==> flow/design.v <==
module rom
(
     clk_i
    ,rst_i
    ,pc_i
    ,w_rom_data_i
    ,w_rom_addr_i
    ,en_w_rom_i
    ,inst_o
);
    input clk_i;
    input rst_i;
    input [15:0] pc_i;
    input [31:0] w_rom_data_i;
    input [15:0] w_rom_addr_i;
    input en_w_rom_i; 
    output reg [31:0] inst_o;
reg [31:0] ROM[31:0];
integer row;
always @(posedge clk_i) begin
    if (rst_i == 1'b1) begin
        inst_o <= 32'b00010001010000000000000000000000;
        for(row = 0; row <= 31; row = row + 1)
            ROM[row] <= 32'b00010001010000000000000000000000;
    end
    else if (en_w_rom_i == 1'b1) begin
        inst_o <= 32'b00010001000000000000000000000000;
        ROM[w_rom_addr_i[4:0]] <= w_rom_data_i;
    end
    else begin
        inst_o <= ROM[pc_i[4:0]];
    end
end
endmodule
module ram
(
     clk_i
    ,rst_i
    ,en_w_ram_i
    ,w_ram_data_i
    ,w_ram_addr_i
    ,r_ram_addr_i
    ,r_ram_data_o
);
    input clk_i;
    input rst_i;
    input en_w_ram_i;
    input [7:0] w_ram_data_i;
    input [15:0] w_ram_addr_i;
    input [15:0] r_ram_addr_i;
    output reg [7:0] r_ram_data_o;
reg [7:0] RAM[31:0];
integer row;
always @(posedge clk_i) begin
    if (rst_i == 1'b1) begin
        r_ram_data_o <= 0;
        for(row = 0; row <= 31; row = row + 1)
            RAM[row] <= 0;
    end
    else if (en_w_ram_i == 1'b1) begin
        r_ram_data_o <= 0;
        RAM[w_ram_addr_i[4:0]] <= w_ram_data_i;
    end
    else begin
        r_ram_data_o <= RAM[r_ram_addr_i[4:0]];
    end
end
endmodule
module register
(
     clk_i
    ,rst_i
    ,en_w_reg_i
    ,w_reg_data_1_i
    ,w_reg_data_2_i
    ,w_reg_addr_1_i
    ,w_reg_addr_2_i
    ,r_reg_addr_1_i
    ,r_reg_addr_2_i
    ,r_reg_addr_3_i
    ,r_reg_addr_4_i
    ,r_reg_data_1_o
    ,r_reg_data_2_o
    ,r_reg_data_3_o
    ,r_reg_data_4_o
    ,reg_watcher_o
);
    input clk_i;
    input rst_i;
    input en_w_reg_i;
    input [7:0] w_reg_data_1_i;
    input [7:0] w_reg_data_2_i;
    input [4:0] w_reg_addr_1_i;
    input [4:0] w_reg_addr_2_i;
    input [4:0] r_reg_addr_1_i;
    input [4:0] r_reg_addr_2_i;
    input [4:0] r_reg_addr_3_i;
    input [4:0] r_reg_addr_4_i;
    output reg [7:0] r_reg_data_1_o;
    output reg [7:0] r_reg_data_2_o;
    output reg [7:0] r_reg_data_3_o;
    output reg [7:0] r_reg_data_4_o;
    output wire [7:0] reg_watcher_o;
reg [7:0] REG[31:0];  
integer row;
always @(posedge clk_i) begin
    if (rst_i == 1'b1) begin
        r_reg_data_1_o <= 0;
        r_reg_data_2_o <= 0;
        r_reg_data_3_o <= 0;
        r_reg_data_4_o <= 0;
        for(row = 0; row <= 31; row = row + 1)
            REG[row] <= 0;
    end
    else if (en_w_reg_i == 1'b1) begin
        r_reg_data_1_o <= 0;
        r_reg_data_2_o <= 0;
        r_reg_data_3_o <= 0;
        r_reg_data_4_o <= 0;
        REG[w_reg_addr_1_i] <= w_reg_data_1_i;
        REG[w_reg_addr_2_i] <= w_reg_data_2_i;
    end
    else begin
        r_reg_data_1_o <= REG[r_reg_addr_1_i];
        r_reg_data_2_o <= REG[r_reg_addr_2_i];
        r_reg_data_3_o <= REG[r_reg_addr_3_i];
        r_reg_data_4_o <= REG[r_reg_addr_4_i];
    end
end
assign reg_watcher_o = REG[5'd22];
endmodule
module inst_mode
(
     clk_i
    ,rst_i
    ,mode_sel_i
    ,imm_inst_i
    ,rom_inst_i
    ,inst_o
);
    input clk_i;
    input rst_i;
    input mode_sel_i;
    input [31:0] imm_inst_i;
    input [31:0] rom_inst_i;
    output [31:0] inst_o;
reg [1:0] bubble_counter;
always @(posedge clk_i) begin
    if (rst_i == 1'b1) begin
        bubble_counter <= 0;
    end
    else if(mode_sel_i == 1'b1) begin
        if (bubble_counter == 3) begin
            bubble_counter <= 0;
        end
        else begin
            bubble_counter <= bubble_counter + 1;
        end
    end
    else begin
        bubble_counter <= 0;
    end
end
assign inst_o = (bubble_counter == 0)?((mode_sel_i)?rom_inst_i:imm_inst_i):32'b00010001000000000000000000000000;
endmodule
module decode
(
     inst_i
    ,alu_o
    ,pc_o
    ,reg_o
    ,imm_o
    ,mem_o
    ,reg_addr_1_o
    ,reg_addr_2_o
    ,reg_addr_3_o
    ,reg_addr_4_o
    ,ram_addr_o
    ,imm_data_1_o
    ,imm_data_2_o
    ,npu_ram_addr_o
    ,npu_w_reg_addr_o
);
    input [31:0] inst_i;
    output [7:0] alu_o;
    output [1:0] pc_o;
    output [1:0] reg_o;
    output imm_o;
    output mem_o;
    output [4:0] reg_addr_1_o;
    output [4:0] reg_addr_2_o;
    output [4:0] reg_addr_3_o;
    output [4:0] reg_addr_4_o;
    output [15:0] ram_addr_o;
    output [7:0] imm_data_1_o;
    output [7:0] imm_data_2_o;
    output [7:0] npu_ram_addr_o;
    output [4:0] npu_w_reg_addr_o;
function [4:0] reg_addr_1;
    input [31:0] inst_i;
    case(inst_i[19])
        1'b1: begin
            case(inst_i[31:24])
                8'b00000001: reg_addr_1 = inst_i[9:5];
                8'b00000010: reg_addr_1 = inst_i[9:5];
                8'b00000101: reg_addr_1 = inst_i[9:5];
                8'b00000110: reg_addr_1 = inst_i[9:5];
                8'b00000111: reg_addr_1 = inst_i[9:5];
                8'b00001000: reg_addr_1 = inst_i[9:5];
                8'b00001001: reg_addr_1 = inst_i[9:5];
                8'b00001010: reg_addr_1 = inst_i[9:5];
                default: reg_addr_1 = 8'b00000000;
            endcase
        end
        1'b0: begin
            case(inst_i[31:24])
                8'b00000001: reg_addr_1 = inst_i[17:13];
                8'b00000010: reg_addr_1 = inst_i[17:13];
                8'b00000011: reg_addr_1 = inst_i[17:13];
                8'b00000100: reg_addr_1 = inst_i[17:13];
                8'b00000101: reg_addr_1 = inst_i[17:13];
                8'b00000110: reg_addr_1 = inst_i[17:13];
                8'b00000111: reg_addr_1 = inst_i[17:13];
                8'b00001000: reg_addr_1 = inst_i[17:13];
                8'b00001001: reg_addr_1 = inst_i[17:13];
                8'b00001010: reg_addr_1 = inst_i[17:13];            
                8'b00001011: reg_addr_1 = inst_i[17:13];
                8'b00001101: reg_addr_1 = inst_i[17:13];
                8'b00001110: reg_addr_1 = inst_i[17:13];
                8'b00001111: reg_addr_1 = inst_i[17:13];
                8'b00010000: reg_addr_1 = inst_i[17:13];
                8'b00010001: reg_addr_1 = 8'b00000000;
                8'b00010010:  reg_addr_1 = 5'd27;
                default: reg_addr_1 = 8'b00000000;
            endcase
        end
        default: reg_addr_1 = 8'b00000000;
    endcase
endfunction
function [4:0] reg_addr_2;
    input [31:0] inst_i;
    case(inst_i[19])
        1'b1: begin
            case(inst_i[31:24])
                8'b00000001: reg_addr_2 = inst_i[4:0];
                8'b00000010: reg_addr_2 = inst_i[4:0];
                8'b00000101: reg_addr_2 = inst_i[4:0];
                8'b00000110: reg_addr_2 = inst_i[4:0];
                8'b00001000: reg_addr_2 = inst_i[4:0];
                8'b00001001: reg_addr_2 = inst_i[4:0];
                default: reg_addr_2 = 8'b00000000;
            endcase
        end
        1'b0: begin
            case(inst_i[31:24])
                8'b00000001: reg_addr_2 = inst_i[12:8];
                8'b00000010: reg_addr_2 = inst_i[12:8];
                8'b00000011: reg_addr_2 = inst_i[12:8];
                8'b00000100: reg_addr_2 = inst_i[12:8];
                8'b00000101: reg_addr_2 = inst_i[12:8];
                8'b00000110: reg_addr_2 = inst_i[12:8];
                8'b00000111: reg_addr_2 = inst_i[12:8];
                8'b00001000: reg_addr_2 = inst_i[12:8];
                8'b00001001: reg_addr_2 = inst_i[12:8];
                8'b00001010: reg_addr_2 = inst_i[12:8];            
                8'b00001011: reg_addr_2 = inst_i[12:8];
                8'b00001101: reg_addr_2 = inst_i[12:8];
                8'b00001110: reg_addr_2 = inst_i[12:8];
                8'b00001111: reg_addr_2 = inst_i[12:8];
                8'b00010000: reg_addr_2 = inst_i[12:8];
                8'b00010001: reg_addr_2 = 8'b00000000;
                default: reg_addr_2 = 8'b00000000;
            endcase
        end
        default: reg_addr_2 = 8'b00000000;
    endcase
endfunction
function [4:0] reg_addr_3;
    input [31:0] inst_i;
    case(inst_i[19])
        1'b1: begin
            case(inst_i[31:24])
                default: reg_addr_3 = 8'b00000000;
            endcase
        end
        1'b0: begin
            case(inst_i[31:24])
                8'b00000001: reg_addr_3 = inst_i[7:3];
                8'b00000010: reg_addr_3 = inst_i[7:3];
                8'b00000011: reg_addr_3 = inst_i[7:3];
                8'b00000100: reg_addr_3 = 5'd24;
                8'b00000101: reg_addr_3 = inst_i[7:3];
                8'b00000110: reg_addr_3 = inst_i[7:3];
                8'b00001000: reg_addr_3 = inst_i[7:3];
                8'b00001001: reg_addr_3 = inst_i[7:3];           
                8'b00001011: reg_addr_3 = inst_i[7:3];
                8'b00001110: reg_addr_3 = 5'd30;
                8'b00001111: reg_addr_3 = 5'd30;
                8'b00010000: reg_addr_3 = inst_i[7:3];
                8'b00010001: reg_addr_3 = 8'b00000000;
                default: reg_addr_3 = 8'b00000000;
            endcase
        end
        default: reg_addr_3 = 8'b00000000;
    endcase
endfunction
function [4:0] reg_addr_4;
    input [31:0] inst_i;
    case(inst_i[19])
        1'b1: begin
            case(inst_i[31:24])
                default: reg_addr_4 = 8'b00000000;
            endcase
        end
        1'b0: begin
            case(inst_i[31:24])
                8'b00000100: reg_addr_4 = 5'd23;
                8'b00001110: reg_addr_4 = 5'd29;
                8'b00001111: reg_addr_4 = 5'd29;
                8'b00010001: reg_addr_4 = 8'b00000000;
                default: reg_addr_4 = 8'b00000000;
            endcase
        end
        default: reg_addr_4 = 8'b00000000;
    endcase
endfunction
function [7:0] imm_data_1;
    input [31:0]inst_i;
    case(inst_i[19])
        1'b1: begin
            case(inst_i[31:24])
                8'b00000001: imm_data_1 = inst_i[17:10];
                8'b00000010: imm_data_1 = inst_i[17:10];
                8'b00000101: imm_data_1 = inst_i[17:10];
                8'b00000110: imm_data_1 = inst_i[17:10];
                8'b00000111: imm_data_1 = inst_i[17:10];
                8'b00001000: imm_data_1 = inst_i[17:10];
                8'b00001001: imm_data_1 = inst_i[17:10];
                8'b00001010: imm_data_1 = inst_i[17:10];
                8'b00001100: imm_data_1 = inst_i[17:10];
                default: imm_data_1 = 8'b00000000;
            endcase
        end
        1'b0: begin
            case(inst_i[31:24])
                default: imm_data_1 = 8'b00000000;
            endcase
        end
        default: imm_data_1 = 8'b00000000;
    endcase
endfunction
function [7:0] imm_data_2;
    input [31:0]inst_i;
    case(inst_i[19])
        1'b1: begin
            case(inst_i[31:24])
                8'b00001100: imm_data_2 = inst_i[9:2];
                default: imm_data_2 = 8'b00000000;
            endcase
        end
        1'b0: begin
            case(inst_i[31:24])
                default: imm_data_2 = 8'b00000000;
            endcase
        end
        default: imm_data_2 = 8'b00000000;
    endcase
endfunction
assign alu_o = inst_i[31:24];
assign pc_o = inst_i[23:22];
assign reg_o = inst_i[21:20];
assign imm_o = inst_i[19];
assign mem_o = inst_i[18];
assign reg_addr_1_o = reg_addr_1(inst_i);
assign reg_addr_2_o = reg_addr_2(inst_i);
assign reg_addr_3_o = reg_addr_3(inst_i);
assign reg_addr_4_o = reg_addr_4(inst_i);
assign ram_addr_o = (alu_o == 8'b00001100)?inst_i[17:2]:8'b00000000;
assign imm_data_1_o = imm_data_1(inst_i);
assign imm_data_2_o = imm_data_2(inst_i);
assign npu_ram_addr_o = inst_i[17:10];
assign npu_w_reg_addr_o = inst_i[9:5];
endmodule
module inst_buffer
(
     clk_i
    ,rst_i
    ,alu_i
    ,pc_i
    ,reg_i
    ,imm_i
    ,mem_i
    ,reg_addr_1_i
    ,reg_addr_2_i
    ,reg_addr_3_i
    ,reg_addr_4_i
    ,ram_addr_i
    ,imm_data_1_i
    ,imm_data_2_i
    ,npu_ram_addr_i
    ,npu_w_reg_addr_i
    ,alu_o
    ,pc_o
    ,reg_o
    ,imm_o
    ,mem_o
    ,reg_addr_1_o
    ,reg_addr_2_o
    ,reg_addr_3_o
    ,reg_addr_4_o
    ,ram_addr_o
    ,imm_data_1_o
    ,imm_data_2_o
    ,npu_ram_addr_o
    ,npu_w_reg_addr_o
);
    input clk_i;
    input rst_i;
    input [7:0] alu_i;
    input [1:0] pc_i;
    input [1:0] reg_i;
    input imm_i;
    input mem_i;
    input [4:0] reg_addr_1_i;
    input [4:0] reg_addr_2_i;
    input [4:0] reg_addr_3_i;
    input [4:0] reg_addr_4_i;
    input [15:0] ram_addr_i;
    input [7:0] imm_data_1_i;
    input [7:0] imm_data_2_i;
    input [7:0] npu_ram_addr_i;
    input [4:0] npu_w_reg_addr_i;
    output reg [7:0] alu_o;
    output reg [1:0] pc_o;
    output reg [1:0] reg_o;
    output reg imm_o;
    output reg mem_o;
    output reg [4:0] reg_addr_1_o;
    output reg [4:0] reg_addr_2_o;
    output reg [4:0] reg_addr_3_o;
    output reg [4:0] reg_addr_4_o;
    output reg [15:0] ram_addr_o;
    output reg [7:0] imm_data_1_o;
    output reg [7:0] imm_data_2_o;
    output reg [7:0] npu_ram_addr_o;
    output reg [4:0] npu_w_reg_addr_o;
always @(posedge clk_i) begin
    if (rst_i == 1'b1) begin
        alu_o <= 0;
        pc_o <= 0;
        reg_o <= 0;
        imm_o <= 0;
        mem_o <= 0;
        reg_addr_1_o <= 0;
        reg_addr_2_o <= 0;
        reg_addr_3_o <= 0;
        reg_addr_4_o <= 0;
        ram_addr_o <= 0;
        npu_ram_addr_o <= 0;
        npu_w_reg_addr_o <= 0;
    end
    else begin
        alu_o <= alu_i;
        pc_o <= pc_i;
        reg_o <= reg_i;
        imm_o <= imm_i;
        mem_o <= mem_i;
        reg_addr_1_o <= reg_addr_1_i;
        reg_addr_2_o <= reg_addr_2_i;
        reg_addr_3_o <= reg_addr_3_i;
        reg_addr_4_o <= reg_addr_4_i;
        ram_addr_o <= ram_addr_i;
        imm_data_1_o <= imm_data_1_i;
        imm_data_2_o <= imm_data_2_i;
        npu_ram_addr_o <= npu_ram_addr_i;
        npu_w_reg_addr_o <= npu_w_reg_addr_i;
    end
end
endmodule
module alu
(
     clk_i
    ,rst_i
    ,mode_sel_i
    ,alu_i
    ,pc_i
    ,reg_i
    ,imm_i
    ,mem_i
    ,reg_addr_1_i
    ,reg_addr_2_i
    ,reg_addr_3_i
    ,reg_addr_4_i
    ,ram_addr_i
    ,imm_data_1_i
    ,imm_data_2_i
    ,r_ram_data_i
    ,r_reg_data_1_i
    ,r_reg_data_2_i
    ,r_reg_data_3_i
    ,r_reg_data_4_i
    ,r_pc_data_i
    ,en_w_reg_o
    ,en_w_ram_o
    ,w_ram_data_o
    ,w_ram_addr_o
    ,w_reg_data_1_o
    ,w_reg_data_2_o
    ,w_reg_addr_1_o
    ,w_reg_addr_2_o
    ,w_pc_data_o
);
    input clk_i;
    input rst_i;
    input mode_sel_i;
    input [7:0] alu_i;
    input [1:0] pc_i;
    input [1:0] reg_i;
    input imm_i;
    input mem_i;
    input [4:0] reg_addr_1_i;
    input [4:0] reg_addr_2_i;
    input [4:0] reg_addr_3_i;
    input [4:0] reg_addr_4_i;
    input [15:0] ram_addr_i;
    input [7:0] imm_data_1_i;
    input [7:0] imm_data_2_i;
    input [7:0] r_ram_data_i;
    input [7:0] r_reg_data_1_i;
    input [7:0] r_reg_data_2_i;
    input [7:0] r_reg_data_3_i;
    input [7:0] r_reg_data_4_i;
    input [15:0] r_pc_data_i;
    output reg en_w_reg_o;
    output reg en_w_ram_o;
    output reg [7:0] w_ram_data_o;
    output reg [15:0] w_ram_addr_o;
    output reg [7:0] w_reg_data_1_o;
    output reg [7:0] w_reg_data_2_o;
    output reg [4:0] w_reg_addr_1_o;
    output reg [4:0] w_reg_addr_2_o;
    output reg [15:0] w_pc_data_o;
wire [15:0] mul_imm_rslt;
wire [15:0] mul_reg_rslt;
wire [15:0] div_rslt;
assign mul_imm_rslt = r_reg_data_1_i * imm_data_1_i;
assign mul_reg_rslt = r_reg_data_1_i * r_reg_data_2_i;
assign div_rslt = ({r_reg_data_1_i, r_reg_data_2_i} == 16'd0) ? 16'hFFFF :
                  {r_reg_data_3_i, r_reg_data_4_i}/{r_reg_data_1_i, r_reg_data_2_i};
always @(posedge clk_i) begin
    if (rst_i == 1'b1) begin
        en_w_reg_o <= 0;
        en_w_ram_o <= 0;
        w_ram_data_o <= 0;
        w_ram_addr_o <= 0;
        w_reg_data_1_o <= 0;
        w_reg_data_2_o <= 0;
        w_reg_addr_1_o <= 0;
        w_reg_addr_2_o <= 0;
        w_pc_data_o <= 0;
    end
    else begin
        case(alu_i)
            8'b00000001: begin
                if (imm_i == 1'b1) begin
                    if (imm_data_1_i[7] == 1 && r_reg_data_1_i[7] == 1) begin
                        w_reg_addr_1_o <= reg_addr_2_i;
                        w_reg_addr_2_o <= 5'd26;
                        w_reg_data_1_o <= imm_data_1_i + r_reg_data_1_i;
                        w_reg_data_2_o <= 8'b11111111;
                    end
                    else begin
                        w_reg_addr_1_o <= reg_addr_2_i;
                        w_reg_addr_2_o <= 5'd26;
                        w_reg_data_1_o <= imm_data_1_i + r_reg_data_1_i;
                        w_reg_data_2_o <= 8'b00000000;
                    end
                end
                else begin
                    if (r_reg_data_2_i[7] == 1 && r_reg_data_1_i[7] == 1) begin
                        w_reg_addr_1_o <= reg_addr_3_i;
                        w_reg_addr_2_o <= 5'd26;
                        w_reg_data_1_o <= r_reg_data_2_i + r_reg_data_1_i;
                        w_reg_data_2_o <= 8'b11111111;
                    end
                    else begin
                        w_reg_addr_1_o <= reg_addr_3_i;
                        w_reg_addr_2_o <= 5'd26;
                        w_reg_data_1_o <= r_reg_data_2_i + r_reg_data_1_i;
                        w_reg_data_2_o <= 8'b00000000;
                    end
                end
                en_w_reg_o <= 1;
                en_w_ram_o <= 0;
                w_ram_data_o <= 0;
                w_ram_addr_o <= 0;
                if (mode_sel_i == 1'b0) begin
                    w_pc_data_o <= r_pc_data_i;
                end
                else begin
                    if (r_pc_data_i >= 31) begin
                        w_pc_data_o <= 0;
                    end
                    else begin
                        w_pc_data_o <= r_pc_data_i + 1;
                    end
                end
            end
            8'b00000010: begin
                if (imm_i == 1'b1) begin
                    w_reg_addr_1_o <= reg_addr_2_i;
                    w_reg_addr_2_o <= 5'd25;
                    w_reg_data_1_o <= r_reg_data_1_i - imm_data_1_i;
                    if (imm_data_1_i <= r_reg_data_1_i) begin
                        w_reg_data_2_o <= 8'b00000000;
                    end
                    else begin
                        w_reg_data_2_o <= 8'b11111111;
                    end
                end
                else begin
                    w_reg_addr_1_o <= reg_addr_3_i;
                    w_reg_addr_2_o <= 5'd25;
                    w_reg_data_1_o <= r_reg_data_1_i - r_reg_data_2_i;
                    if (r_reg_data_2_i <= r_reg_data_1_i) begin
                        w_reg_data_2_o <= 8'b00000000;
                    end
                    else begin
                        w_reg_data_2_o <= 8'b11111111;
                    end
                end
                en_w_reg_o <= 1;
                en_w_ram_o <= 0;
                w_ram_data_o <= 0;
                w_ram_addr_o <= 0;
                if (mode_sel_i == 1'b0) begin
                    w_pc_data_o <= r_pc_data_i;
                end
                else begin
                    if (r_pc_data_i >= 31) begin
                        w_pc_data_o <= 0;
                    end
                    else begin
                        w_pc_data_o <= r_pc_data_i + 1;
                    end
                end
            end
            8'b00000011: begin
                if (imm_i == 1'b1) begin
                    w_reg_addr_1_o <= 5'd24;
                    w_reg_addr_2_o <= 5'd23;
                    w_reg_data_1_o <= mul_imm_rslt[15:8];
                    w_reg_data_2_o <= mul_imm_rslt[7:0];
                end
                else begin
                    w_reg_addr_1_o <= 5'd24;
                    w_reg_addr_2_o <= 5'd23;
                    w_reg_data_1_o <= mul_reg_rslt[15:8];
                    w_reg_data_2_o <= mul_reg_rslt[7:0];
                end
                en_w_reg_o <= 1;
                en_w_ram_o <= 0;
                w_ram_data_o <= 0;
                w_ram_addr_o <= 0;
                if (mode_sel_i == 1'b0) begin
                    w_pc_data_o <= r_pc_data_i;
                end
                else begin
                    if (r_pc_data_i >= 31) begin
                        w_pc_data_o <= 0;
                    end
                    else begin
                        w_pc_data_o <= r_pc_data_i + 1;
                    end
                end
            end
            8'b00000100: begin
                if (imm_i == 1'b1) begin
                    en_w_reg_o <= 0;
                    en_w_ram_o <= 0;
                    w_ram_data_o <= 0;
                    w_ram_addr_o <= 0;
                    w_reg_data_1_o <= 0;
                    w_reg_data_2_o <= 0;
                    w_reg_addr_1_o <= 0;
                    w_reg_addr_2_o <= 0;
                end
                else begin
                    w_reg_addr_1_o <= 5'd24;
                    w_reg_addr_2_o <= 5'd23;
                    w_reg_data_1_o <= div_rslt[15:8];
                    w_reg_data_2_o <= div_rslt[7:0];
                end
                en_w_reg_o <= 1;
                en_w_ram_o <= 0;
                w_ram_data_o <= 0;
                w_ram_addr_o <= 0;
                if (mode_sel_i == 1'b0) begin
                    w_pc_data_o <= r_pc_data_i;
                end
                else begin
                    if (r_pc_data_i >= 31) begin
                        w_pc_data_o <= 0;
                    end
                    else begin
                        w_pc_data_o <= r_pc_data_i + 1;
                    end
                end
            end
            8'b00000101: begin
                if (imm_i == 1'b1) begin
                    w_reg_addr_1_o <= reg_addr_2_i;
                    w_reg_data_1_o <= imm_data_1_i & r_reg_data_1_i;
                end
                else begin
                    w_reg_addr_1_o <= reg_addr_3_i;
                    w_reg_data_1_o <= r_reg_data_2_i & r_reg_data_1_i;
                end
                w_reg_addr_2_o <= 5'd0;
                w_reg_data_2_o <= 8'b00000000;
                en_w_reg_o <= 1;
                en_w_ram_o <= 0;
                w_ram_data_o <= 0;
                w_ram_addr_o <= 0;
                if (mode_sel_i == 1'b0) begin
                    w_pc_data_o <= r_pc_data_i;
                end
                else begin
                    if (r_pc_data_i >= 31) begin
                        w_pc_data_o <= 0;
                    end
                    else begin
                        w_pc_data_o <= r_pc_data_i + 1;
                    end
                end
            end
            8'b00000110: begin
                if (imm_i == 1'b1) begin
                    w_reg_addr_1_o <= reg_addr_2_i;
                    w_reg_data_1_o <= imm_data_1_i | r_reg_data_1_i;
                end
                else begin
                    w_reg_addr_1_o <= reg_addr_3_i;
                    w_reg_data_1_o <= r_reg_data_2_i | r_reg_data_1_i;
                end
                w_reg_addr_2_o <= 5'd0;
                w_reg_data_2_o <= 8'b00000000;
                en_w_reg_o <= 1;
                en_w_ram_o <= 0;
                w_ram_data_o <= 0;
                w_ram_addr_o <= 0;
                if (mode_sel_i == 1'b0) begin
                    w_pc_data_o <= r_pc_data_i;
                end
                else begin
                    if (r_pc_data_i >= 31) begin
                        w_pc_data_o <= 0;
                    end
                    else begin
                        w_pc_data_o <= r_pc_data_i + 1;
                    end
                end
            end
            8'b00000111: begin
                if (imm_i == 1'b1) begin
                    w_reg_addr_1_o <= reg_addr_1_i;
                    w_reg_data_1_o <= ~ imm_data_1_i;
                end
                else begin
                    w_reg_addr_1_o <= reg_addr_2_i;
                    w_reg_data_1_o <= ~ r_reg_data_1_i;
                end
                w_reg_addr_2_o <= 5'd0;
                w_reg_data_2_o <= 8'b00000000;
                en_w_reg_o <= 1;
                en_w_ram_o <= 0;
                w_ram_data_o <= 0;
                w_ram_addr_o <= 0;
                if (mode_sel_i == 1'b0) begin
                    w_pc_data_o <= r_pc_data_i;
                end
                else begin
                    if (r_pc_data_i >= 31) begin
                        w_pc_data_o <= 0;
                    end
                    else begin
                        w_pc_data_o <= r_pc_data_i + 1;
                    end
                end
            end
            8'b00001000: begin
                if (imm_i == 1'b1) begin
                    w_reg_addr_1_o <= reg_addr_2_i;
                    w_reg_data_1_o <= r_reg_data_1_i >> imm_data_1_i;
                end
                else begin
                    w_reg_addr_1_o <= reg_addr_3_i;
                    w_reg_data_1_o <= r_reg_data_1_i >> r_reg_data_2_i;
                end
                w_reg_addr_2_o <= 5'd0;
                w_reg_data_2_o <= 8'b00000000;
                en_w_reg_o <= 1;
                en_w_ram_o <= 0;
                w_ram_data_o <= 0;
                w_ram_addr_o <= 0;
                if (mode_sel_i == 1'b0) begin
                    w_pc_data_o <= r_pc_data_i;
                end
                else begin
                    if (r_pc_data_i >= 31) begin
                        w_pc_data_o <= 0;
                    end
                    else begin
                        w_pc_data_o <= r_pc_data_i + 1;
                    end
                end
            end
            8'b00001001: begin
                if (imm_i == 1'b1) begin
                    w_reg_addr_1_o <= reg_addr_2_i;
                    w_reg_data_1_o <= r_reg_data_1_i << imm_data_1_i;
                end
                else begin
                    w_reg_addr_1_o <= reg_addr_3_i;
                    w_reg_data_1_o <= r_reg_data_1_i << r_reg_data_2_i;
                end
                w_reg_addr_2_o <= 5'd0;
                w_reg_data_2_o <= 8'b00000000;
                en_w_reg_o <= 1;
                en_w_ram_o <= 0;
                w_ram_data_o <= 0;
                w_ram_addr_o <= 0;
                if (mode_sel_i == 1'b0) begin
                    w_pc_data_o <= r_pc_data_i;
                end
                else begin
                    if (r_pc_data_i >= 31) begin
                        w_pc_data_o <= 0;
                    end
                    else begin
                        w_pc_data_o <= r_pc_data_i + 1;
                    end
                end
            end
            8'b00001010: begin
                if (imm_i == 1'b1) begin
                    w_reg_addr_1_o <= reg_addr_1_i;
                    w_reg_data_1_o <= imm_data_1_i;
                end
                else begin
                    w_reg_addr_1_o <= reg_addr_2_i;
                    w_reg_data_1_o <= r_reg_data_1_i;
                end
                w_reg_addr_2_o <= 5'd0;
                w_reg_data_2_o <= 8'b00000000;
                en_w_reg_o <= 1;
                en_w_ram_o <= 0;
                w_ram_data_o <= 0;
                w_ram_addr_o <= 0;
                if (mode_sel_i == 1'b0) begin
                    w_pc_data_o <= r_pc_data_i;
                end
                else begin
                    if (r_pc_data_i >= 31) begin
                        w_pc_data_o <= 0;
                    end
                    else begin
                        w_pc_data_o <= r_pc_data_i + 1;
                    end
                end
            end
            8'b00001011: begin
                if (imm_i == 1'b1) begin
                    en_w_reg_o <= 0;
                    en_w_ram_o <= 0;
                    w_ram_data_o <= 0;
                    w_ram_addr_o <= 0;
                    w_reg_data_1_o <= 0;
                    w_reg_data_2_o <= 0;
                    w_reg_addr_1_o <= 0;
                    w_reg_addr_2_o <= 0;
                end
                else begin
                    w_reg_addr_1_o <= 5'd0;
                    w_reg_data_1_o <= 8'b00000000;
                    w_reg_addr_2_o <= 5'd0;
                    w_reg_data_2_o <= 8'b00000000;
                    en_w_reg_o <= 0;
                    en_w_ram_o <= 1;
                    w_ram_data_o <= r_reg_data_1_i;
                    w_ram_addr_o <= {r_reg_data_2_i,r_reg_data_3_i};
                end
                if (mode_sel_i == 1'b0) begin
                    w_pc_data_o <= r_pc_data_i;
                end
                else begin
                    if (r_pc_data_i >= 31) begin
                        w_pc_data_o <= 0;
                    end
                    else begin
                        w_pc_data_o <= r_pc_data_i + 1;
                    end
                end
            end
            8'b00001100: begin
                if (imm_i == 1'b1) begin
                    en_w_reg_o <= 1;
                    en_w_ram_o <= 0;
                    w_ram_data_o <= 0;
                    w_ram_addr_o <= 0;
                    w_reg_data_1_o <= r_ram_data_i;
                    w_reg_data_2_o <= 5'd0;
                    w_reg_addr_1_o <= 5'd28;
                    w_reg_addr_2_o <= 8'b00000000;
                end
                else begin
                    en_w_reg_o <= 0;
                    en_w_ram_o <= 0;
                    w_ram_data_o <= 0;
                    w_ram_addr_o <= 0;
                    w_reg_data_1_o <= 0;
                    w_reg_data_2_o <= 0;
                    w_reg_addr_1_o <= 0;
                    w_reg_addr_2_o <= 0;
                end
                if (mode_sel_i == 1'b0) begin
                    w_pc_data_o <= r_pc_data_i;
                end
                else begin
                    if (r_pc_data_i >= 31) begin
                        w_pc_data_o <= 0;
                    end
                    else begin
                        w_pc_data_o <= r_pc_data_i + 1;
                    end
                end
            end
            8'b00001101: begin
                if (imm_i == 1'b1) begin
                    en_w_reg_o <= 0;
                    en_w_ram_o <= 0;
                    w_ram_data_o <= 0;
                    w_ram_addr_o <= 0;
                    w_reg_data_1_o <= 0;
                    w_reg_data_2_o <= 0;
                    w_reg_addr_1_o <= 0;
                    w_reg_addr_2_o <= 0;
                    w_pc_data_o <= r_pc_data_i + 1;
                end
                else begin
                    w_pc_data_o <= {r_reg_data_1_i,r_reg_data_2_i};
                end
            end
            8'b00001110: begin
                if (imm_i == 1'b1) begin
                    en_w_reg_o <= 0;
                    en_w_ram_o <= 0;
                    w_ram_data_o <= 0;
                    w_ram_addr_o <= 0;
                    w_reg_data_1_o <= 0;
                    w_reg_data_2_o <= 0;
                    w_reg_addr_1_o <= 0;
                    w_reg_addr_2_o <= 0;
                    w_pc_data_o <= r_pc_data_i + 1;
                end
                else begin
                    if (r_reg_data_1_i == r_reg_data_2_i) begin
                        w_pc_data_o <= {r_reg_data_3_i,r_reg_data_4_i};
                    end
                    else begin
                        w_pc_data_o <= r_pc_data_i + 1;
                    end
                end
            end
            8'b00001111: begin
                if (imm_i == 1'b1) begin
                    en_w_reg_o <= 0;
                    en_w_ram_o <= 0;
                    w_ram_data_o <= 0;
                    w_ram_addr_o <= 0;
                    w_reg_data_1_o <= 0;
                    w_reg_data_2_o <= 0;
                    w_reg_addr_1_o <= 0;
                    w_reg_addr_2_o <= 0;
                    w_pc_data_o <= r_pc_data_i + 1;
                end
                else begin
                    if (r_reg_data_1_i != r_reg_data_2_i) begin
                        w_pc_data_o <= {r_reg_data_3_i,r_reg_data_4_i};
                    end
                    else begin
                        w_pc_data_o <= r_pc_data_i + 1;
                    end
                end
            end
            8'b00010000: begin
                if (imm_i == 1'b1) begin
                    en_w_reg_o <= 0;
                    w_reg_data_1_o <= 0;
                    w_reg_data_2_o <= 0;
                    w_reg_addr_1_o <= 0;
                    w_reg_addr_2_o <= 0;
                end
                else begin
                    en_w_reg_o <= 1;
                    w_reg_data_1_o <= (r_reg_data_1_i > r_reg_data_2_i)?r_reg_data_1_i:r_reg_data_2_i;
                    w_reg_data_2_o <= (r_reg_data_1_i > r_reg_data_2_i)?8'b11111111:8'b00000000;
                    w_reg_addr_1_o <= r_reg_data_3_i;
                    w_reg_addr_2_o <= 5'd31;
                end
                en_w_ram_o <= 0;
                w_ram_data_o <= 0;
                w_ram_addr_o <= 0;
                if (mode_sel_i == 1'b0) begin
                    w_pc_data_o <= r_pc_data_i;
                end
                else begin
                    if (r_pc_data_i >= 31) begin
                        w_pc_data_o <= 0;
                    end
                    else begin
                        w_pc_data_o <= r_pc_data_i + 1;
                    end
                end
            end
            8'b00010001: begin
                en_w_ram_o <= 0;
                en_w_reg_o <= 0;
                w_ram_data_o <= 0;
                w_ram_addr_o <= 0;
                w_reg_data_1_o <= 0;
                w_reg_data_2_o <= 0;
                w_reg_addr_1_o <= 0;
                w_reg_addr_2_o <= 0;
                if (pc_i == 2'b00 || pc_i == 2'b11 || mode_sel_i == 1'b0) begin
                    w_pc_data_o <= r_pc_data_i;
                end
                else begin
                    if (r_pc_data_i >= 31) begin
                        w_pc_data_o <= 0;
                    end
                    else begin
                        w_pc_data_o <= r_pc_data_i + 1;
                    end
                end
            end
            8'b00010010: begin  
                if (imm_i == 1'b1) begin
                    en_w_reg_o <= 0;
                    en_w_ram_o <= 0;
                    w_ram_data_o <= 0;
                    w_ram_addr_o <= 0;
                    w_reg_data_1_o <= 0;
                    w_reg_data_2_o <= 0;
                    w_reg_addr_1_o <= 0;
                    w_reg_addr_2_o <= 0;
                    if (mode_sel_i == 1'b0) begin
                        w_pc_data_o <= r_pc_data_i;
                    end
                    else begin
                        if (r_pc_data_i >= 31) begin
                            w_pc_data_o <= 0;
                        end
                        else begin
                            w_pc_data_o <= r_pc_data_i + 1;
                        end
                    end
                end
                else begin
                    en_w_reg_o <= 0;
                    en_w_ram_o <= 0;
                    w_ram_data_o <= 0;
                    w_ram_addr_o <= 0;
                    w_reg_data_1_o <= 0;
                    w_reg_data_2_o <= 0;
                    w_reg_addr_1_o <= 0;
                    w_reg_addr_2_o <= 0;
                    if (mode_sel_i == 1'b0) begin
                        w_pc_data_o <= r_pc_data_i;
                    end
                    else begin
                        if (r_pc_data_i >= 31) begin
                            w_pc_data_o <= 0;
                        end
                        else begin
                            w_pc_data_o <= r_pc_data_i + 1;
                        end
                    end
                end
            end
            default: begin
                en_w_ram_o <= 0;
                en_w_reg_o <= 0;
                w_ram_data_o <= 0;
                w_ram_addr_o <= 0;
                w_reg_data_1_o <= 0;
                w_reg_data_2_o <= 0;
                w_reg_addr_1_o <= 0;
                w_reg_addr_2_o <= 0;
                if (mode_sel_i == 1'b0) begin
                    w_pc_data_o <= r_pc_data_i;
                end
                else begin
                    if (r_pc_data_i >= 31) begin
                        w_pc_data_o <= 0;
                    end
                    else begin
                        w_pc_data_o <= r_pc_data_i + 1;
                    end
                end
            end
        endcase
    end
end
endmodule
module isc_cpu_top
(
     clk_i
    ,rst_i
    ,rst_rom_i
    ,mode_sel_i
    ,en_w_rom_i
    ,w_rom_addr_i
    ,w_rom_data_i
    ,instruction_i
    ,reg_watcher_o
    ,pc_o
    ,wb_en_o
    ,wb_addr_1_o
    ,wb_data_1_o
    ,wb_addr_2_o
    ,wb_data_2_o
);
    input clk_i;
    input rst_i;
    input rst_rom_i;
    input mode_sel_i;
    input en_w_rom_i;
    input [15:0] w_rom_addr_i;
    input [31:0] w_rom_data_i;
    input [31:0] instruction_i;
    output [7:0] reg_watcher_o;
    output [15:0] pc_o;
    output wb_en_o;
    output [4:0] wb_addr_1_o;
    output [7:0] wb_data_1_o;
    output [4:0] wb_addr_2_o;
    output [7:0] wb_data_2_o;
wire [15:0] pc_s30;
wire [1:0] pc_sgin_s12;
wire [1:0] pc_sgin_s23;
wire [31:0] rom_inst_s12;
wire [31:0] inst_s12;
wire [7:0] alu_s12;
wire [1:0] reg_s12;
wire imm_s12;
wire mem_s12;
wire [4:0] r_reg_addr_1_s12;
wire [4:0] r_reg_addr_2_s12;
wire [4:0] r_reg_addr_3_s12;
wire [4:0] r_reg_addr_4_s12;
wire [15:0] r_ram_addr_s12;
wire [7:0] imm_data_1_s12;
wire [7:0] imm_data_2_s12;
wire [7:0] npu_ram_addr_s12;
wire [4:0] npu_w_reg_addr_s12;
wire [7:0] alu_s23;
wire [1:0] reg_s23;
wire imm_s23;
wire mem_s23;
wire [4:0] r_reg_addr_1_s23;
wire [4:0] r_reg_addr_2_s23;
wire [4:0] r_reg_addr_3_s23;
wire [4:0] r_reg_addr_4_s23;
wire [15:0] r_ram_addr_s23;
wire [7:0] imm_data_1_s23;
wire [7:0] imm_data_2_s23;
wire [7:0] npu_ram_addr_s23;
wire [4:0] npu_w_reg_addr_s23;
wire [7:0] r_reg_data_1;
wire [7:0] r_reg_data_2;
wire [7:0] r_reg_data_3;
wire [7:0] r_reg_data_4;
wire [7:0] r_ram_data;
wire en_w_reg;
wire en_w_ram;
wire [7:0] w_ram_data;
wire [15:0] w_ram_addr;
wire [7:0] w_reg_data_1;
wire [7:0] w_reg_data_2;
wire [4:0] w_reg_addr_1;
wire [4:0] w_reg_addr_2;
rom rom(
     .clk_i(clk_i)
    ,.rst_i(rst_rom_i)
    ,.pc_i(pc_s30)
    ,.w_rom_data_i(w_rom_data_i)
    ,.w_rom_addr_i(w_rom_addr_i)
    ,.en_w_rom_i(en_w_rom_i)
    ,.inst_o(rom_inst_s12)
);
inst_mode inst_mode(
     .clk_i(clk_i)
    ,.rst_i(rst_i)
    ,.mode_sel_i(mode_sel_i)
    ,.imm_inst_i(instruction_i)
    ,.rom_inst_i(rom_inst_s12)
    ,.inst_o(inst_s12)
);
decode decode(
     .inst_i(inst_s12)
    ,.alu_o(alu_s12)
    ,.pc_o(pc_sgin_s12)
    ,.reg_o(reg_s12)
    ,.imm_o(imm_s12)
    ,.mem_o(mem_s12)
    ,.reg_addr_1_o(r_reg_addr_1_s12)
    ,.reg_addr_2_o(r_reg_addr_2_s12)
    ,.reg_addr_3_o(r_reg_addr_3_s12)
    ,.reg_addr_4_o(r_reg_addr_4_s12)
    ,.ram_addr_o(r_ram_addr_s12)
    ,.imm_data_1_o(imm_data_1_s12)
    ,.imm_data_2_o(imm_data_2_s12)
    ,.npu_ram_addr_o(npu_ram_addr_s12)
    ,.npu_w_reg_addr_o(npu_w_reg_addr_s12)
);
ram ram(
     .clk_i(clk_i)
    ,.rst_i(rst_i)
    ,.en_w_ram_i(en_w_ram)
    ,.w_ram_data_i(w_ram_data)
    ,.w_ram_addr_i(w_ram_addr)
    ,.r_ram_addr_i(r_ram_addr_s12)
    ,.r_ram_data_o(r_ram_data)
);
register register(
     .clk_i(clk_i)
    ,.rst_i(rst_i)
    ,.en_w_reg_i(en_w_reg)
    ,.w_reg_data_1_i(w_reg_data_1)
    ,.w_reg_data_2_i(w_reg_data_2)
    ,.w_reg_addr_1_i(w_reg_addr_1)
    ,.w_reg_addr_2_i(w_reg_addr_2)
    ,.r_reg_addr_1_i(r_reg_addr_1_s12)
    ,.r_reg_addr_2_i(r_reg_addr_2_s12)
    ,.r_reg_addr_3_i(r_reg_addr_3_s12)
    ,.r_reg_addr_4_i(r_reg_addr_4_s12)
    ,.r_reg_data_1_o(r_reg_data_1)
    ,.r_reg_data_2_o(r_reg_data_2)
    ,.r_reg_data_3_o(r_reg_data_3)
    ,.r_reg_data_4_o(r_reg_data_4)
    ,.reg_watcher_o(reg_watcher_o)
);
inst_buffer inst_buffer(
     .clk_i(clk_i)
    ,.rst_i(rst_i)
    ,.alu_i(alu_s12)
    ,.pc_i(pc_sgin_s12)
    ,.reg_i(reg_s12)
    ,.imm_i(imm_s12)
    ,.mem_i(mem_s12)
    ,.reg_addr_1_i(r_reg_addr_1_s12)
    ,.reg_addr_2_i(r_reg_addr_2_s12)
    ,.reg_addr_3_i(r_reg_addr_3_s12)
    ,.reg_addr_4_i(r_reg_addr_4_s12)
    ,.ram_addr_i(r_ram_addr_s12)
    ,.imm_data_1_i(imm_data_1_s12)
    ,.imm_data_2_i(imm_data_2_s12)
    ,.npu_ram_addr_i(npu_ram_addr_s12)
    ,.npu_w_reg_addr_i(npu_w_reg_addr_s12)
    ,.alu_o(alu_s23)
    ,.pc_o(pc_sgin_s23)
    ,.reg_o(reg_s23)
    ,.imm_o(imm_s23)
    ,.mem_o(mem_s23)
    ,.reg_addr_1_o(r_reg_addr_1_s23)
    ,.reg_addr_2_o(r_reg_addr_2_s23)
    ,.reg_addr_3_o(r_reg_addr_3_s23)
    ,.reg_addr_4_o(r_reg_addr_4_s23)
    ,.ram_addr_o(r_ram_addr_s23)
    ,.imm_data_1_o(imm_data_1_s23)
    ,.imm_data_2_o(imm_data_2_s23)
    ,.npu_ram_addr_o(npu_ram_addr_s23)
    ,.npu_w_reg_addr_o(npu_w_reg_addr_s23)
);
alu alu(
     .clk_i(clk_i)
    ,.rst_i(rst_i)
    ,.mode_sel_i(mode_sel_i)
    ,.alu_i(alu_s23)
    ,.pc_i(pc_sgin_s23)
    ,.reg_i(reg_s23)
    ,.imm_i(imm_s23)
    ,.mem_i(mem_s23)
    ,.reg_addr_1_i(r_reg_addr_1_s23)
    ,.reg_addr_2_i(r_reg_addr_2_s23)
    ,.reg_addr_3_i(r_reg_addr_3_s23)
    ,.reg_addr_4_i(r_reg_addr_4_s23)
    ,.ram_addr_i(r_ram_addr_s23)
    ,.imm_data_1_i(imm_data_1_s23)
    ,.imm_data_2_i(imm_data_2_s23)
    ,.r_ram_data_i(r_ram_data)
    ,.r_reg_data_1_i(r_reg_data_1)
    ,.r_reg_data_2_i(r_reg_data_2)
    ,.r_reg_data_3_i(r_reg_data_3)
    ,.r_reg_data_4_i(r_reg_data_4)
    ,.r_pc_data_i(pc_s30)
    ,.en_w_reg_o(en_w_reg)
    ,.en_w_ram_o(en_w_ram)
    ,.w_ram_data_o(w_ram_data)
    ,.w_ram_addr_o(w_ram_addr)
    ,.w_reg_data_1_o(w_reg_data_1)
    ,.w_reg_data_2_o(w_reg_data_2)
    ,.w_reg_addr_1_o(w_reg_addr_1)
    ,.w_reg_addr_2_o(w_reg_addr_2)
    ,.w_pc_data_o(pc_s30)
);
assign pc_o = pc_s30;
assign wb_en_o = en_w_reg;
assign wb_addr_1_o = w_reg_addr_1;
assign wb_data_1_o = w_reg_data_1;
assign wb_addr_2_o = w_reg_addr_2;
assign wb_data_2_o = w_reg_data_2;
endmodule
---- Step by step through the tools: isc_cpu_top ----
The steps from the RTL of isc_cpu_top to its reports follow in flow order.
Lines are those of the file above, counted from 1.
Operators: Yosys type, input widths -> output width; for muxes data width and select width s.
Library cell names are shortened.
Not given: --
set-up
  top ..................................... isc_cpu_top
  clock port .............................. clk_i
  cell library ............................ sky130hd
  corner .................................. tt_025C_1v80

---- After elaboration ----
Counts by Yosys on the flattened word-level netlist (proc, flatten, opt, wreduce; memories kept). Print and check cells are left out.
Memory sizes are those after Yosys's memory passes, which may raise the word count (mostly to a power of two), join words into wider ones and drop unused or constant bits.
bit counts
  bits in registers ....................... 125
  memory bits (writable) .................. 1536
  memory cells ............................ 3
memories
  memory        depth  bits a word  RTL line  source
  rom.ROM       32     32           18        reg [31:0] ROM[31:0];
  ram.RAM       32     8            52        reg [7:0] RAM[31:0];
  register.REG  32     8            104       reg [7:0] REG[31:0];
cells by class
  $add $sub $neg .......................... 6
  $mul .................................... 2
  divide/modulo/power cells ............... 1
  magnitude comparators ................... 4
  eq/ne operators ......................... 40
  shifts and indexed selects .............. 4
  muxes and demuxes ....................... 98
  bitwise operators ....................... 9
  reductions and logical operators ........ 24
operator list
  cell                   count
  $div 16x16->16         1
  $mul 8x8->16           2
  $mux 8                 32
  $mux 16                9
  $eq 8x4->1 const B     16
  $mux 32                4
  $mux 5                 24
  $pmux 8 s13            1
  $pmux 5 s2             7
  $eq 8x3->1 const B     8
  $pmux 16 s4            1
  $pmux 8 s6             1
  $pmux 5 s7             1
  $eq 8x2->1 const B     4
  $eq 8x5->1 const B     4
  $pmux 8 s2             2
  $pmux 5 s6             1
  $mux 23                1
  $reduce_or 9->1        2
  $add 16x1->16 const B  1
  $ge 16x5->1 const B    1
  $logic_not 16->1       1
  $eq 8x1->1 const B     2
  $add 8x8->8            2
  $sub 8x8->8            2
  $le 8x8->1             2
  $and 8x8->8            2
  $or 8x8->8             2
Other operator kinds: 26; their cells: 52.

---- Logic depth ----
Longest topological path by Yosys (ltp), each cell counted once; first at word level (registers and memories cut), then after technology mapping (sequential cells cut; the memories' decode and read muxes count).
depth
  depth in word-level cells ............... 7
  ABC_AREA ................................ 1
  gate-level depth with buffers ........... 211
  mapped depth without buffers ............ 206

---- After synthesis ----
Yosys stat after the flow's synthesis: flattened, memories mapped to cells. It holds for the ABC_AREA given above (unset counts as 0); a run with the other value may have another netlist.
cells by type
  type      count  area in all (um^2)
  edfxtp_1  1448   4.35E+04
  nor2_1    2033   7.63E+03
  nand2_1   1431   5.37E+03
  o21ai_0   895    4.48E+03
  ha_1      260    3253.12
  dfxtp_1   159    3.18E+03
  inv_1     781    2.93E+03
  o22ai_1   426    2.67E+03
  clkbuf_1  638    2.39E+03
  nand3_1   476    2.38E+03
  o211ai_1  275    2064.48
  a21oi_1   345    1.73E+03
  o221ai_1  191    1.67E+03
  fa_1      75     1501.44
  a31oi_1   100    625.6
  nor3_1    115    575.552
  xor2_1    46     402.886
  a211oi_1  43     322.81
Not listed: further types 51, cells in them 483.
mapped netlist
  cells in the netlist .................... 10220
  chip area (Yosys) ....................... 90048.9 um^2
  flip-flop cells ......................... 1607

---- Path before layout ----
Path of least setup slack by OpenSTA after synthesis, without wires, with an ideal clock, recovery checks aside; 20% of the period is set as input and as output delay. Where synthesis merged equal registers, the netlist keeps one of their names.
timing path post-synthesis
  path type ............................... register -> register
  start ................................... register register.r_reg_data_2_o[0]
  end ..................................... register alu.w_reg_data_2_o[0]
  period .................................. 40.0 ns
  setup time .............................. 0.110 ns
  launch time at the first pin ............ 0.000 ns
  arrival ................................. 23.378 ns
  required time ........................... 39.890 ns
  path slack .............................. 16.512 ns
  path delay .............................. 23.488 ns
  stages on the path ...................... 200
  path buffers ............................ 8
  period reached after synthesis .......... 23.488 ns
"path delay" is the arrival time less input delay plus setup time.
"stages on the path" counts driving pins, that of a launching flip-flop among them; a cell with two outputs on the path counts twice.
"period reached after synthesis" is the clock period less the worst setup slack; recovery checks do not enter. This is arithmetic on one report: input and output delays are still those of the set period (20% each).
The rows between start and end are the longest chain of elaborated cells between them; the timing report does not say that the signal goes this way. Where chains are equally long, one stands for them.
Each line given opens the expression or statement behind the cell; cells for indexed reads and writes are added by Yosys, which also makes memories of some case tables.
A register here has more assigning lines than the two given.
between the ends, post-synthesis
  cell sequence ........................... dfxtp_1 clkbuf_1 inv_1 ha_1 inv_1 nor2_1 nand2_1 nor2_1 o21ai_0 nand3_1 nand2_1 inv_1 ha_1 nand2_1 inv_1 o2111ai_1 nand2_1 nand2_1 [164 not listed] clkbuf_1 nand2_1 o21ai_0 ha_1 a21boi_0 o21a_1 o21a_1 o21a_1 o21a_1 o21a_1 o21ai_0 nand2_1 nand2_1 a21oi_1 o31ai_1 o2111ai_1 nand2_1 inv_1
  cells in the longest elaborated chain ... 4
  elaborated cells between the ends (all ways) .. 13
RTL lines, path post-synthesis
  item                RTL line  source
  start: declaration  100       output reg [7:0] r_reg_data_2_o;
  $div 16x16->16      549       {r_reg_data_3_i, r_reg_data_4_i}/{r_reg_data_1_i, r_reg_data_2_i};
  $mux 16             548       assign div_rslt = ({r_reg_data_1_i, r_reg_data_2_i} == 16'd0) ? 16'hFFFF :
  $mux 8              678       if (imm_i == 1'b1) begin
  $pmux 8 s6          563       case(alu_i)
  end: assignment     653       w_reg_data_2_o <= mul_imm_rslt[7:0];
  end: assignment     659       w_reg_data_2_o <= mul_reg_rslt[7:0];
  end: declaration    539       output reg [7:0] w_reg_data_2_o;

---- Timing after layout ----
Path of least setup slack in the final report of run 1 (OpenROAD, finished layout, wires in). Where an end is a register, its clock arrival counts in the times.
timing path post-layout
  path type ............................... register -> register
  start ................................... register register.r_reg_data_1_o[4]
  end ..................................... register alu.w_reg_data_2_o[0]
  period .................................. 40.0 ns
  setup time .............................. 0.03 ns
  launch time at the first pin ............ 0.79 ns
  arrival ................................. 32.26 ns
  required time ........................... 40.77 ns
  path slack .............................. 8.51 ns
  stages on the path ...................... 188
  path buffers ............................ 1
The rows between start and end are the longest chain of elaborated cells between them; the timing report does not say that the signal goes this way. Where chains are equally long, one stands for them.
A register here has more assigning lines than the two given.
between the ends, post-layout
  cell sequence ........................... dfxtp_1 buf_4 inv_1 nand3_1 nor2_4 o21ai_0 nand2_1 nand2_1 nand2_1 inv_1 ha_1 nand2_1 inv_1 o2111ai_1 nand2_1 nand2_1 inv_1 ha_1 [152 not listed] nand3_1 inv_1 o21ai_0 ha_1 a21boi_0 o21a_1 o21a_1 o21a_1 o21a_1 o21a_1 o21ai_0 nand2_1 nand2_1 a21oi_1 o31ai_1 o2111ai_1 nand2_1 inv_1
  cells in the longest elaborated chain ... 4
  elaborated cells between the ends (all ways) .. 13
RTL lines, path post-layout
  item                RTL line  source
  start: declaration  99        output reg [7:0] r_reg_data_1_o;
  $div 16x16->16      549       {r_reg_data_3_i, r_reg_data_4_i}/{r_reg_data_1_i, r_reg_data_2_i};
  $mux 16             548       assign div_rslt = ({r_reg_data_1_i, r_reg_data_2_i} == 16'd0) ? 16'hFFFF :
  $mux 8              678       if (imm_i == 1'b1) begin
  $pmux 8 s6          563       case(alu_i)
  end: assignment     653       w_reg_data_2_o <= mul_imm_rslt[7:0];
  end: assignment     659       w_reg_data_2_o <= mul_reg_rslt[7:0];
  end: declaration    539       output reg [7:0] w_reg_data_2_o;

--- measured runs ---
6 stored runs of isc_cpu_top in the flow (synthesis by Yosys, layout by OpenROAD, sky130hd cells), in arbitrary order. Constraints: input delay and output delay 20% of the set period each, output load 0.01 pF.
"period reached" is the run's clock period less its worst setup slack. It is reckoned from that one timing run; input and output delays stay at 20% of the period that was set.
"time on the worst setup path" is the time allowed to the run's worst setup path (the clock period less input and output delay, where it has them) less its slack. Clock arrival times count: a late capture clock shortens it, a late launch clock lengthens it.

---- run 1 ----
settings
  ABC_AREA = 1
  CORE_ASPECT_RATIO = 1.1
  CORE_MARGIN = 8
  CTS_CLUSTER_DIAMETER = 305
  CTS_CLUSTER_SIZE = 96
  GPL_ROUTABILITY_DRIVEN = 0
  HOLD_SLACK_MARGIN = 0.06
  PLACE_DENSITY_LB_ADDON = 0.12
  SETUP_SLACK_MARGIN = -1.46
  period_ns = 40.0
  CAP_MARGIN = 20
  CORE_UTILIZATION = 40
  SLEW_MARGIN = 20
results
  worst hold slack in the final report .... 0.468 ns
  synthesis area .......................... 90048.9 um^2
  standard-cell area of the final layout .. 94753.4 um^2
  period reached .......................... 31.490 ns
  die footprint ........................... 240579.0 um^2
  total negative setup slack .............. 0.000 ns
  utilization in the final report ......... 42.4 %
  setup slack of the worst path ........... 8.510 ns
  time on the worst setup path ............ 31.49 ns
  worst path kind ......................... register -> register

---- run 2 ----
settings
  ABC_AREA = 1
  CORE_ASPECT_RATIO = 1.1
  CORE_MARGIN = 8
  CTS_CLUSTER_DIAMETER = 305
  CTS_CLUSTER_SIZE = 67
  HOLD_SLACK_MARGIN = 0.06
  SETUP_SLACK_MARGIN = -1.46
  period_ns = 40.0
  CAP_MARGIN = 20
  CORE_UTILIZATION = 40
  SLEW_MARGIN = 20
results
  worst hold slack in the final report .... 0.483 ns
  synthesis area .......................... 90048.9 um^2
  standard-cell area of the final layout .. 94755.9 um^2
  period reached .......................... 31.262 ns
  die footprint ........................... 240579.0 um^2
  total negative setup slack .............. 0.000 ns
  utilization in the final report ......... 42.4 %
  setup slack of the worst path ........... 8.738 ns
  time on the worst setup path ............ 31.26 ns
  worst path kind ......................... register -> register

---- run 3 ----
settings
  ABC_AREA = 1
  CAP_MARGIN = 30
  CORE_UTILIZATION = 40
  CTS_CLUSTER_DIAMETER = 59
  CTS_CLUSTER_SIZE = 58
  MIN_ROUTING_LAYER = met1
  PLACE_DENSITY = 0.6
  period_ns = 30.9
  CORE_MARGIN = 2
  SLEW_MARGIN = 20
results
  worst hold slack in the final report .... 0.462 ns
  synthesis area .......................... 90048.9 um^2
  standard-cell area of the final layout .. 99412.8 um^2
  period reached .......................... 27.765 ns
  die footprint ........................... 228934.0 um^2
  total negative setup slack .............. 0.000 ns
  utilization in the final report ......... 44.3 %
  setup slack of the worst path ........... 3.135 ns
  time on the worst setup path ............ 27.76 ns
  worst path kind ......................... register -> register

---- run 4 ----
settings
  ABC_AREA = 0
  CAP_MARGIN = 0
  CELL_PAD_IN_SITES_GLOBAL_PLACEMENT = 0
  CORE_UTILIZATION = 65
  MIN_ROUTING_LAYER = met1
  PLACE_DENSITY_LB_ADDON = 0.04
  SETUP_SLACK_MARGIN = -1.87
  period_ns = 37.4
  CORE_MARGIN = 2
  SLEW_MARGIN = 20
results
  worst hold slack in the final report .... 0.462 ns
  synthesis area .......................... 92170.9 um^2
  standard-cell area of the final layout .. 99857.0 um^2
  period reached .......................... 33.199 ns
  die footprint ........................... 144830.0 um^2
  total negative setup slack .............. 0.000 ns
  utilization in the final report ......... 70.8 %
  setup slack of the worst path ........... 4.201 ns
  time on the worst setup path ............ 33.20 ns
  worst path kind ......................... register -> register

---- run 5 ----
settings
  CORE_UTILIZATION = 40
  PLACE_DENSITY = 0.6
  period_ns = 40.0
  CAP_MARGIN = 20
  CORE_MARGIN = 2
  SLEW_MARGIN = 20
results
  worst hold slack in the final report .... 0.470 ns
  synthesis area .......................... 92170.9 um^2
  standard-cell area of the final layout .. 101954.0 um^2
  period reached .......................... 33.369 ns
  die footprint ........................... 234285.0 um^2
  total negative setup slack .............. 0.000 ns
  utilization in the final report ......... 44.4 %
  setup slack of the worst path ........... 6.631 ns
  time on the worst setup path ............ 33.37 ns
  worst path kind ......................... register -> register

---- run 6 ----
settings
  ABC_AREA = 0
  CAP_MARGIN = 30
  CELL_PAD_IN_SITES_DETAIL_PLACEMENT = 1
  CELL_PAD_IN_SITES_GLOBAL_PLACEMENT = 2
  CORE_MARGIN = 8
  CORE_UTILIZATION = 40
  CTS_CLUSTER_DIAMETER = 25
  CTS_CLUSTER_SIZE = 58
  GPL_ROUTABILITY_DRIVEN = 0
  GPL_TIMING_DRIVEN = 1
  MIN_ROUTING_LAYER = met1
  PLACE_DENSITY_LB_ADDON = 0.23
  SETUP_SLACK_MARGIN = -2.0
  SLEW_MARGIN = 15
  period_ns = 59.7
results
  worst hold slack in the final report .... 0.466 ns
  synthesis area .......................... 92170.9 um^2
  standard-cell area of the final layout .. 112529.0 um^2
  period reached .......................... 33.999 ns
  die footprint ........................... 246046.0 um^2
  total negative setup slack .............. 0.000 ns
  utilization in the final report ......... 49.0 %
  setup slack of the worst path ........... 25.701 ns
  time on the worst setup path ............ 34.00 ns
  worst path kind ......................... register -> register
--- end ---
